==> flow/design.v <==
module  MUX2x1_ASYNC #  ( parameter  WIDTH = 16 )
  (
  input    wire signed [WIDTH-1:0]           Input_One   ,
  input    wire signed [WIDTH-1:0]           Input_Two   ,
  input    wire                              Selection   ,
  output   wire        [WIDTH-1:0]           Output_Mux 
  );
assign  Output_Mux  = (Selection) ? Input_One:Input_Two;
endmodule
module  Register_File # ( parameter WIDTH = 16            , 
                                    DEPTH = 8             
                                    )
  (
    input     wire    signed    [WIDTH-1:0]   Input_Re    ,
    input     wire    signed    [WIDTH-1:0]   Input_Im    ,
    input     wire                            clk         ,
    input     wire                            rst         ,
    input     wire                            Enable      ,
    output    wire    signed    [WIDTH-1:0]   Output_Re   ,
    output    wire    signed    [WIDTH-1:0]   Output_Im     
  );
  reg signed  [WIDTH-1:0] reg_re [DEPTH-1:0];
  reg signed  [WIDTH-1:0] reg_im [DEPTH-1:0];
integer I;
assign Output_Re = reg_re [DEPTH-1];
assign Output_Im = reg_im [DEPTH-1];
  always @  ( posedge  clk  or  negedge rst )
  begin
    if(~rst)
      begin
        for (  I = 0  ;  I <  DEPTH ; I = I+1 )
        begin
          reg_re[I] <=  'b0 ;
          reg_im[I] <=  'b0 ;
        end
      end
    else
      begin
        if(Enable)
          begin
            reg_re[0] <=  Input_Re ;
            reg_im[0] <=  Input_Im ;
            for(  I = 1 ; I < DEPTH ; I = I+1  )
            begin
             reg_re[I] <=  reg_re[I-1];
             reg_im[I] <=  reg_im[I-1];
            end
          end
        else
          begin
             for (  I = 0  ;  I <  DEPTH ; I = I+1 )
              begin
                reg_re[I] <=  'b0 ;
                reg_im[I] <=  'b0 ;
             end
          end
      end
  end
endmodule
module Swap # ( parameter WIDTH = 16  )
  (
  input   wire    signed  [ WIDTH-1  : 0 ]    Input_Re        ,
  input   wire    signed  [ WIDTH-1  : 0 ]    Input_Im        ,
  input   wire                                Control_signal  ,
  output  wire    signed  [ WIDTH-1  : 0 ]    Output_Re       ,
  output  wire    signed  [ WIDTH-1  : 0 ]    Output_Im       
  );
  wire    signed  [ WIDTH-1  : 0 ]    input_re_complement       ;  
  wire    signed  [ WIDTH-1  : 0 ]    input_im_complement       ;  
assign input_re_complement  =    Input_Im ;
assign input_im_complement  =    (~Input_Re )+1'b1;
MUX2x1_ASYNC #(.WIDTH(WIDTH)) U5_MUX_Re
(
.Input_One  (input_re_complement)               ,
.Input_Two  (Input_Re)    ,
.Selection  (Control_signal)         ,
.Output_Mux (Output_Re)
);
MUX2x1_ASYNC #(.WIDTH(WIDTH)) U6_MUX_Im
(
.Input_One  (input_im_complement)               ,
.Input_Two  (Input_Im)    ,
.Selection  (Control_signal)         ,
.Output_Mux (Output_Im)
);
endmodule
module Butterfly #    ( parameter         WIDTH    = 16 ,
                                          DEPTH    = 8  
                                          )
  (
  input   wire    signed    [WIDTH-1:0]   Input_Re      ,
  input   wire    signed    [WIDTH-1:0]   Input_Im      ,
  input   wire                            clk           ,
  input   wire                            rst           ,
  input   wire                            ctrl_signal   ,
  input   wire                            cordic_valid  ,
  output  wire    signed    [WIDTH-1:-0]  Output_Re     ,
  output  wire    signed    [WIDTH-1:0]   Output_Im
  );
  wire  signed [WIDTH-1:0]    reg_re_out      ;
  wire  signed [WIDTH-1:0]    reg_im_out      ;
  wire  signed [WIDTH-1:0]    mux_out_one     ; 
  wire  signed [WIDTH-1:0]    mux_out_two     ; 
  wire  signed [WIDTH-1:0]    mux_one_in      ; 
  wire  signed [WIDTH-1:0]    mux_two_in      ; 
  wire  signed [WIDTH-1:0]    mux_three_in    ; 
  wire  signed [WIDTH-1:0]    mux_four_in     ; 
  assign mux_two_in   =  reg_re_out - Input_Re  ;
  assign mux_one_in   =  reg_im_out - Input_Im  ;
  assign mux_three_in =  Input_Im + reg_im_out;
  assign mux_four_in  =  Input_Re + reg_re_out;
  Register_File #(.WIDTH(16),.DEPTH(DEPTH)) U1_REGFILE
(
.Input_Re   (mux_out_two)   ,
.Input_Im   (mux_out_one)   , 
.clk        (clk)           ,
.rst        (rst)           ,
.Output_Re  (reg_re_out)    ,
.Enable     (cordic_valid)  ,
.Output_Im  (reg_im_out)   
);
MUX2x1_ASYNC #(.WIDTH(WIDTH)) U1_MUX 
(
.Input_One  (mux_one_in)      ,
.Input_Two  (Input_Im)        ,
.Selection  (ctrl_signal)     ,
.Output_Mux (mux_out_one)
);
MUX2x1_ASYNC #(.WIDTH(WIDTH)) U2_MUX 
(
.Input_One  (mux_two_in)      ,
.Input_Two  (Input_Re)        ,
.Selection  (ctrl_signal)     ,
.Output_Mux (mux_out_two)
);
MUX2x1_ASYNC #(.WIDTH(WIDTH)) U3_MUX 
(
.Input_One  (mux_three_in)    ,
.Input_Two  (reg_im_out)      ,
.Selection  (ctrl_signal)     ,
.Output_Mux (Output_Im)
);
MUX2x1_ASYNC #(.WIDTH(WIDTH)) U4_MUX 
(
.Input_One  (mux_four_in)    ,
.Input_Two  (reg_re_out)     ,
.Selection  (ctrl_signal)    ,
.Output_Mux (Output_Re)
);  
endmodule
module multiplier #(parameter WIDTH       =16        ,
                              FIXED_POINT =11
                              )
(
  input   wire signed   [WIDTH-1:0]     In_One_Re    ,
  input   wire signed   [WIDTH-1:0]     In_One_Im    ,
  input   wire signed   [WIDTH-1:0]     In_Two_Re    ,
  input   wire signed   [WIDTH-1:0]     In_Two_Im    ,
  input   wire                          clk          ,
  input   wire                          rst          ,
  input   wire                          Enable       ,
  output  reg  signed   [WIDTH-1:0]     Out_Re       ,
  output  reg  signed   [WIDTH-1:0]     Out_Im
  );
  wire  signed [WIDTH-1:0]      subtractor_one;  
  wire  signed [WIDTH-1:0]      subtractor_two;  
  wire  signed [WIDTH-1:0]      add_one       ;  
  wire  signed [(2*WIDTH)-1:0]  multi_one     ;  
  wire  signed [(2*WIDTH)-1:0]  multi_two     ;  
  wire  signed [(2*WIDTH)-1:0]  multi_three   ;  
  wire  signed [2*WIDTH:0]      add_re        ;  
  wire  signed [2*WIDTH:0]      add_im        ;  
assign subtractor_one   =   In_One_Re-In_One_Im;
assign subtractor_two   =   In_Two_Re-In_Two_Im;
assign add_one          =   In_One_Re+In_One_Im;
assign multi_one     =   In_Two_Re  * subtractor_one;
assign multi_two     =   In_One_Im  * subtractor_two;
assign multi_three   =   In_Two_Im  * add_one       ;
assign add_re       =    multi_one   + multi_two      ;
assign add_im       =    multi_three + multi_two      ;
always @ (*)
begin
     if(Enable)
       begin
        Out_Re = add_re[WIDTH+FIXED_POINT-1:FIXED_POINT] ;
        Out_Im = add_im[WIDTH+FIXED_POINT-1:FIXED_POINT] ;
       end
     else
      begin
        Out_Re  =  'b0;
        Out_Im  =  'b0;  
      end
end
endmodule
module  exponential # ( parameter   WIDTH=16 )
  (
  input   wire            Multiplier_Enable   ,
  input   wire            clk                 ,
  input   wire            rst                 ,
  output  reg             mux_selection       ,
  output  reg [WIDTH-1:0] br                  ,
  output  reg [WIDTH-1:0] bi                  
  );
  reg [3:0] counter;
  localparam       [WIDTH-1:0]        w2R = 'b0000010110101000 ,
								                      W2I = 'b1111101001011000 ,
								                     	W4R = 'b0000000000000000 ,
								                     	W4I = 'b1111100000000000 ,
								                     	W6R = 'b1111101001011000 ,
								                     	W6I = 'b1111101001011000 ,
								                     	W1R = 'b0000011101100100 ,
								                     	W1I = 'b1111110011110000 ,
								                     	W3R = 'b0000001100010000 ,
								                     	W3I = 'b1111100010011100 ,
								                     	W9R = 'b1111100010011100 ,
								                     	W9I = 'b0000001100010000 ;
always  @ ( posedge clk or  negedge rst)
begin
   if(!rst)
    begin
      counter <=  'b0;
    end
   else
    begin
      if(Multiplier_Enable)
         begin
          counter <= counter +1'b1;
        end
     else
        begin
         counter <=counter;
        end
    end
end
always @(*)
begin
	if(counter =='d5 || counter == 'd10)
	begin
		br = w2R;
		bi = W2I;
		mux_selection = 'b1;
	end
	else if(counter =='d6)
	begin
		br = W4R;
		bi = W4I;
		mux_selection = 'b1;
	end
	else if (counter =='d7 || counter == 'd14)
	begin
		br = W6R;
		bi = W6I;
		mux_selection = 'b1;
	end
	else if (counter =='d9 )
	begin
		br = W1R;
		bi = W1I;
		mux_selection = 'b1;
	end
	else if (counter =='d11 || counter == 'd13)
	begin
		br = W3R;
		bi = W3I;
		mux_selection = 'b1;
	end
	else if (counter =='d15 )
	begin
		br = W9R;
		bi = W9I;
		mux_selection = 'b1;
	end
	else
	begin
		br = 'b1;
		bi = 'b1;
		mux_selection = 'b0;
	end
end
endmodule
module Control_Unit # ( parameter   WIDTH     = 16  ,
                                    STAGES    = 6   
                                    )
  (
  input   wire                clk                 ,   
  input   wire                rst                 ,
  input   wire                Cordic_Valid        ,
  output  reg                 Multiplier_Enable   ,
  output  reg                 FFT_Valid           ,
  output  wire   [STAGES-1:0] Control_Signal_Out
  );
  reg   [4:0] counter ; 
  wire     c1,c2,c3,c4,c5,c6;
  assign Control_Signal_Out = {c6,c5,c4,c3,c2,c1} ;
  always @(posedge clk or negedge rst)
begin
    if(!rst)
    begin
        FFT_Valid <= 'b0;
        Multiplier_Enable <= 'b0;
    end
    else
    begin
        if(counter == 'd14)
          begin
            FFT_Valid <= 'b1;
          end
        else
          begin
            FFT_Valid <=FFT_Valid;  
          end
        if(counter == 'd11)
        begin
            Multiplier_Enable <= 'b1;
        end
    end
end
always  @ ( posedge clk or  negedge rst)
begin
  if(!rst)
   begin
     counter  <=  'b0;
   end  
  else
    begin
      if(Cordic_Valid)
        begin
          counter <= counter  + 'b1;   
        end
      else
        begin
          counter <=  counter ;
        end
    end
end
assign c6 = counter[0]                                    ;
assign c5= counter[0] &(!counter[1])                      ;
assign c4 = counter[1]                                    ;
assign c3 = counter[2]                                    ;
assign c2 = (~counter[3]&counter[2])                        ; 
assign c1 = counter[3]                                    ;      
endmodule
module FFT_TOB  # ( parameter   DEPTH_BUTTER_ONE    = 8    ,
                                DEPTH_BUTTER_TWO    = 4    ,
                                DEPTH_BUTTER_THREE  = 2    ,
                                DEPTH_BTTER_FOUR    = 1    ,  
                                WIDTH               = 16   ,
                                STAGES              = 6    ,
                                FIXED_POINT         = 11   )
( 
input     wire    signed      [WIDTH-1:0]     Input_re          ,
input     wire    signed      [WIDTH-1:0]     Input_Im          ,
input     wire                                cordic_Valid      ,
input     wire                                clk               ,
input     wire                                rst               ,
output    wire    signed      [WIDTH-1:0]     Output_FFT_Re     ,
output    wire    signed      [WIDTH-1:0]     Output_FFT_Im     ,
output    wire                                Data_Valid    
);
wire   [STAGES-1:0]   control_output        ;
wire                  multiplier_enable     ;
wire                  mux_selection         ;
wire     [WIDTH-1:0]  output_re_stage_one   ;
wire     [WIDTH-1:0]  output_im_stage_one   ;
wire     [WIDTH-1:0]  output_re_stage_two   ;
wire     [WIDTH-1:0]  output_im_stage_two   ;
wire     [WIDTH-1:0]  output_re_stage_three ;
wire     [WIDTH-1:0]  output_im_stage_three ;
wire     [WIDTH-1:0]  output_re_swap_one    ;
wire     [WIDTH-1:0]  output_im_swap_one    ;
wire     [WIDTH-1:0]  output_re_swap_two    ;
wire     [WIDTH-1:0]  output_im_swap_two    ;
wire     [WIDTH-1:0]  output_re_twiddle     ;
wire     [WIDTH-1:0]  output_im_twiddle     ;
wire     [WIDTH-1:0]  output_re_multiplier  ;
wire     [WIDTH-1:0]  output_im_multiplier  ;
wire     [WIDTH-1:0]  output_re_mux         ;
wire     [WIDTH-1:0]  output_im_mux         ;
Control_Unit #(.WIDTH(WIDTH),.STAGES(STAGES)) U1_Control
(
.clk                 (clk)                  ,   
.rst                 (rst)                  ,
.Cordic_Valid        (cordic_Valid)         ,
.Multiplier_Enable   (multiplier_enable)    ,
.FFT_Valid           (Data_Valid)           ,
.Control_Signal_Out  (control_output)
);
Butterfly #(.WIDTH(WIDTH),.DEPTH(DEPTH_BUTTER_ONE)) U1_Butterfly
(
.Input_Re      (Input_re)                   ,
.Input_Im      (Input_Im)                   ,
.clk           (clk)                        ,
.rst           (rst)                        ,
.ctrl_signal   (control_output[0])          ,
.cordic_valid  (cordic_Valid)               ,
.Output_Re     (output_re_stage_one)        ,
.Output_Im     (output_im_stage_one)
);
Swap #(.WIDTH(WIDTH)) U1_Swap
(
.Input_Re         (output_re_stage_one)    ,
.Input_Im         (output_im_stage_one)    ,
.Control_signal   (control_output[1])      ,
.Output_Re        (output_re_swap_one)     ,
.Output_Im        (output_im_swap_one)
);
Butterfly #(.WIDTH(WIDTH),.DEPTH(DEPTH_BUTTER_TWO)) U2_Butterfly
(
.Input_Re      (output_re_swap_one)        ,
.Input_Im      (output_im_swap_one)        ,
.clk           (clk)                       ,
.rst           (rst)                       ,
.ctrl_signal   (control_output[2])         ,
.cordic_valid  (cordic_Valid)              ,
.Output_Re     (output_re_stage_two)       , 
.Output_Im     (output_im_stage_two)
);
exponential #(.WIDTH(WIDTH)) U1_Exponential
(
.Multiplier_Enable   (multiplier_enable)                   ,
.clk                 (clk)                ,
.rst                 (rst)                ,
.mux_selection       (mux_selection)      ,
.br                  (output_re_twiddle)  ,
.bi                  (output_im_twiddle) 
);
multiplier #(.WIDTH(WIDTH),.FIXED_POINT(FIXED_POINT)) U1_Multiplier
(
.In_One_Re   (output_re_stage_two)        ,
.In_One_Im   (output_im_stage_two)        ,
.In_Two_Re   (output_re_twiddle)          ,
.In_Two_Im   (output_im_twiddle)          ,
.clk         (clk)                        ,
.rst         (rst)                        ,
.Enable      (multiplier_enable)          ,
.Out_Re      (output_re_multiplier)       ,
.Out_Im      (output_im_multiplier)
);
MUX2x1_ASYNC #(.WIDTH(WIDTH))  U1_Mux_Re_Multiplier
(
.Input_One  (output_re_multiplier)        ,    
.Input_Two  (output_re_stage_two)         ,
.Selection  (mux_selection)               ,
.Output_Mux (output_re_mux)
);
MUX2x1_ASYNC #(.WIDTH(WIDTH))  U1_Mux_Im_Multiplier
(
.Input_One  (output_im_multiplier)        ,
.Input_Two  (output_im_stage_two)         ,
.Selection  (mux_selection)               ,
.Output_Mux (output_im_mux)
);
Butterfly #(.WIDTH(WIDTH),.DEPTH(DEPTH_BUTTER_THREE)) U3_Butterfly
(
.Input_Re      (output_re_mux)            ,
.Input_Im      (output_im_mux)            ,
.clk           (clk)                      ,
.rst           (rst)                      ,
.ctrl_signal   (control_output[3])        ,
.cordic_valid  (cordic_Valid)             ,
.Output_Re     (output_re_stage_three)    ,
.Output_Im     (output_im_stage_three)
 );
Swap #(.WIDTH(WIDTH)) U2_Swap
(
.Input_Re         (output_re_stage_three) ,
.Input_Im         (output_im_stage_three) ,
.Control_signal   (control_output[4])     ,
.Output_Re        (output_re_swap_two)    ,
.Output_Im        (output_im_swap_two)
);
Butterfly #(.WIDTH(WIDTH),.DEPTH(DEPTH_BTTER_FOUR)) U4_Butterfly
(
.Input_Re      (output_re_swap_two)     ,  
.Input_Im      (output_im_swap_two)     ,
.clk           (clk)                    ,
.rst           (rst)                    ,
.ctrl_signal   (control_output[5])      ,
.cordic_valid  (cordic_Valid)           ,
.Output_Re     (Output_FFT_Re)          ,
.Output_Im     (Output_FFT_Im)
);
endmodule
Memo
Re: synthesis data of FFT_TOB

[Tool chain data of FFT_TOB]
Module FFT_TOB before and after one edit of its RTL, step after step.
"before" refers to lines of the RTL above, "after" to lines of the edited file.
"difference" is "after" less "before", of the values as shown; "rel. change" is that difference over "before", in percent.
Library cell names are shortened.
The mark -- stands for no value.
Inputs
  top: FFT_TOB
  clock input: clk
  cell library: sky130hd
  library corner: tt_025C_1v80

[Diff]
The edit as a unified diff against the file above.
The edit is scripted: it alters the design's behaviour and was not made to optimise anything.
begin of diff
@@ -172,5 +172,5 @@
   wire  signed [2*WIDTH:0]      add_im        ;  
 assign subtractor_one   =   In_One_Re-In_One_Im;
-assign subtractor_two   =   In_Two_Re-In_Two_Im;
+assign subtractor_two   =   In_Two_Re^In_Two_Im;
 assign add_one          =   In_One_Re+In_One_Im;
 assign multi_one     =   In_Two_Re  * subtractor_one;
end of diff

[Word level]
Source: Yosys, flattened and elaborated. Widths are those after wreduce; folded enables and synchronous resets count as part of the registers. Registers that Yosys merges into a memory's read port (data or address) are not register bits. Print and check cells do not count. Equal cells are merged and count once.
Bit counts
  input bits: before 35, after 35, difference 0, rel. change 0.00%
  output and inout port bits: before 33, after 33, difference 0, rel. change 0.00%
  word-level cells: before 154, after 154, difference 0, rel. change 0.00%
  bits in registers: before 491, after 491, difference 0, rel. change 0.00%
Cells by class
  multiply operators: before 3, after 3, difference 0, rel. change 0.00%
  bitwise operators: before 5, after 6, difference +1, rel. change +20.00%
  muxes and demuxes: before 72, after 72, difference 0, rel. change 0.00%
  equality and inequality tests: before 11, after 11, difference 0, rel. change 0.00%
  reduce/logical cells: before 4, after 4, difference 0, rel. change 0.00%
  $add $sub $neg: before 25, after 24, difference -1, rel. change -4.00%
Operators with widths
  subtractor 16 bit: before 10, after 9, difference -1, rel. change -10.00%
  bitwise XOR 16 bit: before 0, after 1, difference +1
  two-way mux 16 bit: before 65, after 65, difference 0, rel. change 0.00%
  adder 16 bit: before 9, after 9, difference 0, rel. change 0.00%
  == test 4 bit (second input constant): before 6, after 6, difference 0, rel. change 0.00%
  two-way mux 1 bit: before 6, after 6, difference 0, rel. change 0.00%
  == test 4 x 3 -> 1 bit (second input constant): before 3, after 3, difference 0, rel. change 0.00%
  logical OR 1 bit: before 3, after 3, difference 0, rel. change 0.00%
  multiplier 16 x 16 -> 27 bit: before 3, after 3, difference 0, rel. change 0.00%
  adder 16 x 1 -> 16 bit (second input constant): before 2, after 2, difference 0, rel. change 0.00%
  adder 27 bit: before 2, after 2, difference 0, rel. change 0.00%
  AND 1 bit: before 2, after 2, difference 0, rel. change 0.00%
  == test 5 x 4 -> 1 bit (second input constant): before 2, after 2, difference 0, rel. change 0.00%
  inverter 16 bit: before 2, after 2, difference 0, rel. change 0.00%
  adder 4 x 1 -> 4 bit (second input constant): before 1, after 1, difference 0, rel. change 0.00%
  adder 5 x 1 -> 5 bit (second input constant): before 1, after 1, difference 0, rel. change 0.00%
  logical NOT 1 bit: before 1, after 1, difference 0, rel. change 0.00%
  two-way mux 10 bit: before 1, after 1, difference 0, rel. change 0.00%
  inverter 1 bit: before 1, after 1, difference 0, rel. change 0.00%

[Longest topological paths]
Longest topological path by Yosys (ltp), each cell counted once; first at word level (registers and memories cut), then after technology mapping (sequential cells cut; the memories' decode and read muxes count).
Logic depth
  depth after elaboration: before 20, after 20, difference 0, rel. change 0.00%
  ABC_AREA: before 0, after 0
  gate-level depth with buffers: before 81, after 79, difference -2, rel. change -2.47%
  gate-level depth less buffers: before 80, after 79, difference -1, rel. change -1.25%

[After synthesis]
Yosys stat after the flow's synthesis: flattened, memories mapped to cells. It holds for the ABC_AREA given above (unset counts as 0); a run with the other value may have another netlist.
Cell types
  nor2_1: before 590, after 567, difference -23, rel. change -3.90%
  and2_1: before 374, after 397, difference +23, rel. change +6.15%
  nand2b_1: before 66, after 43, difference -23, rel. change -34.85%
  and3_1: before 8, after 30, difference +22, rel. change +275.00%
  nor3_1: before 45, after 65, difference +20, rel. change +44.44%
  nand2_1: before 347, after 332, difference -15, rel. change -4.32%
  a21oi_1: before 313, after 299, difference -14, rel. change -4.47%
  mux2i_1: before 61, after 74, difference +13, rel. change +21.31%
  nand3b_1: before 15, after 3, difference -12, rel. change -80.00%
  nor2b_1: before 44, after 34, difference -10, rel. change -22.73%
  or2_2: before 24, after 15, difference -9, rel. change -37.50%
  o211ai_1: before 8, after 17, difference +9, rel. change +112.50%
  nor4_1: before 6, after 14, difference +8, rel. change +133.33%
  clkinv_1: before 9, after 2, difference -7, rel. change -77.78%
  ha_1: before 543, after 537, difference -6, rel. change -1.10%
  clkbuf_1: before 174, after 180, difference +6, rel. change +3.45%
  xor2_1: before 68, after 62, difference -6, rel. change -8.82%
  o31a_1: before 10, after 4, difference -6, rel. change -60.00%
Not every row of either side is listed.
Synthesis totals
  mapped area (sq um): before 53930.5, after 53593.9, difference -336.6, rel. change -0.62%
  mapped flip-flops: before 491, after 491, difference 0, rel. change 0.00%
  standard cells after synthesis: before 5829, after 5772, difference -57, rel. change -0.98%
  buffers: before 212, after 212, difference 0, rel. change 0.00%
  sequential area (sq um): before 12286.8, after 12286.8, difference 0.0, rel. change 0.00%
By module: a second synthesis without flattening, with its own total; a netlist apart from the flattened one above.
Unflattened totals
  cells (unflattened synthesis): before 6513, after 6452, difference -61, rel. change -0.94%
  area total of the unflattened synthesis (sq um): before 63031.7, after 62879.1, difference -152.6, rel. change -0.24%
Rows give one instance, submodules left out.
By module, before
  multiplier: instances 1, cells 3177, area 28280.9 sq um, sequential area 0.0 sq um
  Register_File: instances 1, cells 540, area 8151.6 sq um, sequential area 6406.1 sq um
  MUX2x1_ASYNC (WIDTH=16): instances 22, cells 18, area 249.0 sq um, sequential area 0.0 sq um
  Register_File: instances 1, cells 270, area 4191.5 sq um, sequential area 3203.1 sq um
  Butterfly: instances 1, cells 440, area 3154.3 sq um, sequential area 0.0 sq um
  Butterfly: instances 1, cells 449, area 3133.0 sq um, sequential area 0.0 sq um
  Butterfly: instances 1, cells 437, area 3026.7 sq um, sequential area 0.0 sq um
  Butterfly: instances 1, cells 409, area 2879.0 sq um, sequential area 0.0 sq um
  Register_File: instances 1, cells 134, area 2112.0 sq um, sequential area 1601.5 sq um
  Register_File: instances 1, cells 67, area 1056.0 sq um, sequential area 800.8 sq um
  exponential (WIDTH=16): instances 1, cells 90, area 629.4 sq um, sequential area 100.1 sq um
  Swap (WIDTH=16): instances 2, cells 36, area 287.8 sq um, sequential area 0.0 sq um
  Control_Unit: instances 1, cells 32, area 364.1 sq um, sequential area 175.2 sq um
  FFT_TOB: instances 1, cells 0, area 0.0 sq um, sequential area 0.0 sq um
By module, after
  multiplier: instances 1, cells 3116, area 28128.2 sq um, sequential area 0.0 sq um
  Register_File: instances 1, cells 540, area 8151.6 sq um, sequential area 6406.1 sq um
  MUX2x1_ASYNC (WIDTH=16): instances 22, cells 18, area 249.0 sq um, sequential area 0.0 sq um
  Register_File: instances 1, cells 270, area 4191.5 sq um, sequential area 3203.1 sq um
  Butterfly: instances 1, cells 440, area 3154.3 sq um, sequential area 0.0 sq um
  Butterfly: instances 1, cells 449, area 3133.0 sq um, sequential area 0.0 sq um
  Butterfly: instances 1, cells 437, area 3026.7 sq um, sequential area 0.0 sq um
  Butterfly: instances 1, cells 409, area 2879.0 sq um, sequential area 0.0 sq um
  Register_File: instances 1, cells 134, area 2112.0 sq um, sequential area 1601.5 sq um
  Register_File: instances 1, cells 67, area 1056.0 sq um, sequential area 800.8 sq um
  exponential (WIDTH=16): instances 1, cells 90, area 629.4 sq um, sequential area 100.1 sq um
  Swap (WIDTH=16): instances 2, cells 36, area 287.8 sq um, sequential area 0.0 sq um
  Control_Unit: instances 1, cells 32, area 364.1 sq um, sequential area 175.2 sq um
  FFT_TOB: instances 1, cells 0, area 0.0 sq um, sequential area 0.0 sq um

[Worst setup path after synthesis]
Path of least setup slack by OpenSTA after synthesis, without wires, with an ideal clock, recovery checks aside; 20% of the period is set as input and as output delay. Where synthesis merged equal registers, the netlist keeps one of their names.
Timing after synthesis
  path kind: before in2out, after in2out
  start point: before input Input_re[0], after input Input_re[0]
  end point: before output Output_FFT_Im[15], after output Output_FFT_Im[15]
  path delay (ns): before 15.425, after 15.256, difference -0.169, rel. change -1.10%
  path buffers: before 2, after 2, difference 0, rel. change 0.00%
  arrival (ns): before 20.825, after 20.656, difference -0.169, rel. change -0.81%
  required time (ns): before 21.600, after 21.600, difference 0.000, rel. change 0.00%
  driving pins on the path: before 68, after 69, difference +1, rel. change +1.47%
  external input delay (ns): before 5.400, after 5.400, difference 0.000, rel. change 0.00%
  clock period (ns): before 27.0, after 27.0, difference 0.0, rel. change 0.00%
  setup slack (ns): before 0.775, after 0.944, difference +0.169
  time at the first pin (ns): before 5.400, after 5.400, difference 0.000, rel. change 0.00%
  output delay (ns): before 5.400, after 5.400, difference 0.000, rel. change 0.00%
  synthesis period reached (ns): before 26.225, after 26.056, difference -0.169, rel. change -0.64%
"path delay" = arrival - input delay + setup time.
At an output port there is no setup time.
"driving pins on the path" counts driving pins, that of a launching flip-flop among them; a cell with two outputs on the path counts twice.
"synthesis period reached" is the clock period less the worst setup slack; recovery checks do not enter. This is arithmetic on one report: input and output delays are still those of the set period (20% each).
The rows between start and end are the longest chain of elaborated cells between them; the timing report does not say that the signal goes this way. Where chains are equally long, one stands for them.
Each line given opens the expression or statement behind the cell; cells for indexed reads and writes are added by Yosys, which also makes memories of some case tables.
Between the ends, after synthesis, before
  cells stage by stage: ha_1 -> fa_1 -> nand2b_1 -> a221oi_4 -> o2111ai_1 -> and3b_1 -> nand3_2 -> or4_1 -> a211oi_1 -> xnor2_1 -> mux2i_1 -> a21oi_1 -> ha_1 -> inv_1 -> o22ai_1 -> o31a_1 -> or3_1 -> a31o_2 -> [... 32 more ...] -> o21ai_0 -> a21boi_0 -> o21a_1 -> or3_1 -> a31oi_1 -> xnor2_1 -> nor2_1 -> a21oi_1 -> ha_1 -> clkbuf_1 -> a21oi_1 -> o21bai_1 -> a21oi_1 -> o21bai_1 -> a21oi_1 -> nor3_1 -> nand3b_1 -> xnor2_1
  length of the longest elaborated chain: 19
  elaborated cells between the ends (all ways): 30
  source lines of those cells: 12
  classes of those cells: add/sub: 12; mul: 3; mux: 13; logic: 2
Ends and longest elaborated chain, after synthesis, before
  start, declared: line 351  | input     wire    signed      [WIDTH-1:0]     Input_re          ,
  adder 16 bit: line 111  | assign mux_four_in  =  Input_Re + reg_re_out;
  two-way mux 16 bit: line 8  | assign  Output_Mux  = (Selection) ? Input_One:Input_Two;
  inverter 16 bit: line 71  | assign input_im_complement  =    (~Input_Re )+1'b1;
  adder 16 x 1 -> 16 bit: line 71
  two-way mux 16 bit: line 8
  adder 16 bit: line 110  | assign mux_three_in =  Input_Im + reg_im_out;
  two-way mux 16 bit: line 8
  [... 5 more ...]
  adder 16 bit: line 111
  two-way mux 16 bit: line 8
  inverter 16 bit: line 71
  adder 16 x 1 -> 16 bit: line 71
  two-way mux 16 bit: line 8
  adder 16 bit: line 110
  two-way mux 16 bit: line 8
  end, declared: line 357  | output    wire    signed      [WIDTH-1:0]     Output_FFT_Im     ,
Between the ends, after synthesis, after
  cells stage by stage: ha_1 -> fa_1 -> nor2b_2 -> o211a_1 -> or3_1 -> a31oi_1 -> nor4_2 -> xnor2_1 -> o21a_1 -> ha_1 -> a21o_1 -> a21o_1 -> a21o_1 -> a221o_1 -> a21o_1 -> a21oi_1 -> nor2_1 -> o2111ai_1 -> [... 33 more ...] -> o22ai_1 -> ha_1 -> clkbuf_1 -> o21ai_0 -> nor3b_1 -> a21oi_1 -> xnor2_1 -> nor2_1 -> a21oi_1 -> ha_1 -> clkbuf_1 -> a21oi_1 -> o21bai_1 -> a21oi_1 -> nand3_1 -> a21oi_1 -> mux2i_1 -> o2111ai_1
  length of the longest elaborated chain: 19
  elaborated cells between the ends (all ways): 30
  source lines of those cells: 12
  classes of those cells: add/sub: 12; mul: 3; mux: 13; logic: 2
Ends and longest elaborated chain, after synthesis, after
  start, declared: line 351  | input     wire    signed      [WIDTH-1:0]     Input_re          ,
  adder 16 bit: line 111  | assign mux_four_in  =  Input_Re + reg_re_out;
  two-way mux 16 bit: line 8  | assign  Output_Mux  = (Selection) ? Input_One:Input_Two;
  inverter 16 bit: line 71  | assign input_im_complement  =    (~Input_Re )+1'b1;
  adder 16 x 1 -> 16 bit: line 71
  two-way mux 16 bit: line 8
  adder 16 bit: line 110  | assign mux_three_in =  Input_Im + reg_im_out;
  two-way mux 16 bit: line 8
  [... 5 more ...]
  adder 16 bit: line 111
  two-way mux 16 bit: line 8
  inverter 16 bit: line 71
  adder 16 x 1 -> 16 bit: line 71
  two-way mux 16 bit: line 8
  adder 16 bit: line 110
  two-way mux 16 bit: line 8
  end, declared: line 357  | output    wire    signed      [WIDTH-1:0]     Output_FFT_Im     ,

[Path in the finished layout]
Path of least setup slack in the final report of the runs of pair 1 (OpenROAD, finished layout, wires in). Where an end is a register, its clock arrival counts in the times.
Timing post-layout
  path kind: before in2out, after in2out
  start point: before input Input_re[0], after input Input_Im[2]
  end point: before output Output_FFT_Re[14], after output Output_FFT_Im[15]
  path buffers: before 12, after 13, difference +1, rel. change +8.33%
  setup slack (ns): before 0.56, after 0.54, difference -0.02
  clock period (ns): before 27.0, after 27.0, difference 0.0, rel. change 0.00%
  output delay (ns): before 5.40, after 5.40, difference 0.00, rel. change 0.00%
  required time (ns): before 21.60, after 21.60, difference 0.00, rel. change 0.00%
  time at the first pin (ns): before 5.40, after 5.40, difference 0.00, rel. change 0.00%
  arrival (ns): before 21.04, after 21.06, difference +0.02, rel. change +0.10%
  driving pins on the path: before 70, after 78, difference +8, rel. change +11.43%
  external input delay (ns): before 5.40, after 5.40, difference 0.00, rel. change 0.00%
The rows between start and end are the longest chain of elaborated cells between them; the timing report does not say that the signal goes this way. Where chains are equally long, one stands for them.
Between the ends, post-layout, before
  cells stage by stage: buf_2 -> ha_4 -> fa_2 -> nand2b_4 -> a221oi_4 -> buf_6 -> o2111ai_4 -> and3b_2 -> nand3_2 -> or4_4 -> a211oi_2 -> buf_4 -> xnor2_1 -> mux2i_1 -> a21oi_1 -> buf_4 -> ha_4 -> inv_2 -> [... 34 more ...] -> nand2b_1 -> buf_4 -> a31o_2 -> a21oi_2 -> buf_4 -> nor2b_1 -> or3_1 -> a32oi_2 -> inv_1 -> ha_4 -> xnor2_1 -> mux2_2 -> mux2_4 -> ha_4 -> buf_4 -> xnor2_1 -> mux2_2 -> dlygate4sd2_1
  length of the longest elaborated chain: 17
  elaborated cells between the ends (all ways): 28
  source lines of those cells: 12
  classes of those cells: add/sub: 11; mul: 3; mux: 13; logic: 1
Ends and longest elaborated chain, post-layout, before
  start, declared: line 351  | input     wire    signed      [WIDTH-1:0]     Input_re          ,
  adder 16 bit: line 111  | assign mux_four_in  =  Input_Re + reg_re_out;
  two-way mux 16 bit: line 8  | assign  Output_Mux  = (Selection) ? Input_One:Input_Two;
  inverter 16 bit: line 71  | assign input_im_complement  =    (~Input_Re )+1'b1;
  adder 16 x 1 -> 16 bit: line 71
  two-way mux 16 bit: line 8
  adder 16 bit: line 110  | assign mux_three_in =  Input_Im + reg_im_out;
  two-way mux 16 bit: line 8
  [... 2 more ...]
  adder 27 bit: line 179  | assign add_re       =    multi_one   + multi_two      ;
  two-way mux 16 bit: line 183  | if(Enable)
  two-way mux 16 bit: line 8
  adder 16 bit: line 111
  two-way mux 16 bit x2: line 8
  adder 16 bit: line 111
  two-way mux 16 bit: line 8
  end, declared: line 356  | output    wire    signed      [WIDTH-1:0]     Output_FFT_Re     ,
Between the ends, post-layout, after
  cells stage by stage: clkdlybuf4s50_1 -> inv_1 -> ha_4 -> nand2b_1 -> a21oi_2 -> nor2_1 -> or2_2 -> a21oi_1 -> nor2_1 -> buf_4 -> xnor2_2 -> a21oi_1 -> buf_4 -> o21a_4 -> ha_4 -> o21ai_2 -> o2bb2ai_1 -> a31o_2 -> [... 42 more ...] -> o22ai_1 -> buf_4 -> ha_1 -> nand2_1 -> nor3_1 -> a221o_1 -> a311oi_2 -> buf_4 -> xnor2_1 -> mux2i_1 -> buf_4 -> ha_1 -> a21oi_2 -> buf_4 -> nor3_2 -> o211ai_1 -> o2111ai_1 -> buf_2
  length of the longest elaborated chain: 17
  elaborated cells between the ends (all ways): 28
  source lines of those cells: 12
  classes of those cells: add/sub: 11; mul: 3; mux: 13; logic: 1
Ends and longest elaborated chain, post-layout, after
  start, declared: line 352  | input     wire    signed      [WIDTH-1:0]     Input_Im          ,
  adder 16 bit: line 110  | assign mux_three_in =  Input_Im + reg_im_out;
  two-way mux 16 bit x2: line 8  | assign  Output_Mux  = (Selection) ? Input_One:Input_Two;
  adder 16 bit: line 111  | assign mux_four_in  =  Input_Re + reg_re_out;
  two-way mux 16 bit: line 8
  subtractor 16 bit: line 173  | assign subtractor_one   =   In_One_Re-In_One_Im;
  multiplier 16 x 16 -> 27 bit: line 176  | assign multi_one     =   In_Two_Re  * subtractor_one;
  adder 27 bit: line 179  | assign add_re       =    multi_one   + multi_two      ;
  [... 2 more ...]
  adder 16 bit: line 111
  two-way mux 16 bit: line 8
  inverter 16 bit: line 71  | assign input_im_complement  =    (~Input_Re )+1'b1;
  adder 16 x 1 -> 16 bit: line 71
  two-way mux 16 bit: line 8
  adder 16 bit: line 110
  two-way mux 16 bit: line 8
  end, declared: line 357  | output    wire    signed      [WIDTH-1:0]     Output_FFT_Im     ,

[Flow runs]
Both versions went through the flow (Yosys, OpenROAD) with the same settings in each pair. Constraints: input delay and output delay 20% of the set period each, output load 0.01 pF.
Flow settings, pair 1
  period_ns: 27.0
  CAP_MARGIN: 20
  CORE_MARGIN: 2
  CORE_UTILIZATION: 40
  SLEW_MARGIN: 20
Final reports, pair 1
  standard-cell area of the final layout (sq um): before 64973.6, after 64835.9, difference -137.7, rel. change -0.21%
  synthesized cell area (sq um): before 53930.5, after 53593.9, difference -336.6, rel. change -0.62%
  total negative slack (ns): before 0.000, after 0.000, difference 0.000
  die size (sq um): before 137778.0, after 136930.0, difference -848.0, rel. change -0.62%
  achieved period (ns): before 26.441, after 26.458, difference +0.017, rel. change +0.06%
  utilization in the final report: before 0.486, after 0.486, difference 0.000
  post-route worst hold slack (ns): before 0.419, after 0.443, difference +0.024
  worst setup slack after layout (ns): before 0.559, after 0.542, difference -0.017
Flow settings, pair 2
  CELL_PAD_IN_SITES_GLOBAL_PLACEMENT: 2
  CORE_ASPECT_RATIO: 1.94
  CORE_UTILIZATION: 59
  CTS_CLUSTER_DIAMETER: 196
  GPL_ROUTABILITY_DRIVEN: 0
  GPL_TIMING_DRIVEN: 1
  PLACE_DENSITY: 0.45
  SETUP_SLACK_MARGIN: 4.96
  SLEW_MARGIN: 25
  TNS_END_PERCENT: 35
  period_ns: 25.0
  CAP_MARGIN: 20
  CORE_MARGIN: 2
Final reports, pair 2
  standard-cell area of the final layout (sq um): before 65861.9, after 67698.7, difference +1836.8, rel. change +2.79%
  synthesized cell area (sq um): before 53930.5, after 53593.9, difference -336.6, rel. change -0.62%
  total negative slack (ns): before -5.478, after -2.313, difference +3.165
  die size (sq um): before 93975.8, after 93397.0, difference -578.8, rel. change -0.62%
  achieved period (ns): before 25.797, after 25.446, difference -0.351, rel. change -1.36%
  utilization in the final report: before 0.726, after 0.749, difference +0.023
  post-route worst hold slack (ns): before 0.446, after 0.446, difference 0.000
  worst setup slack after layout (ns): before -0.797, after -0.446, difference +0.351
"achieved period" = clock period - worst setup slack. The figure is calculated, with input and output delays left at 20% of the set period.
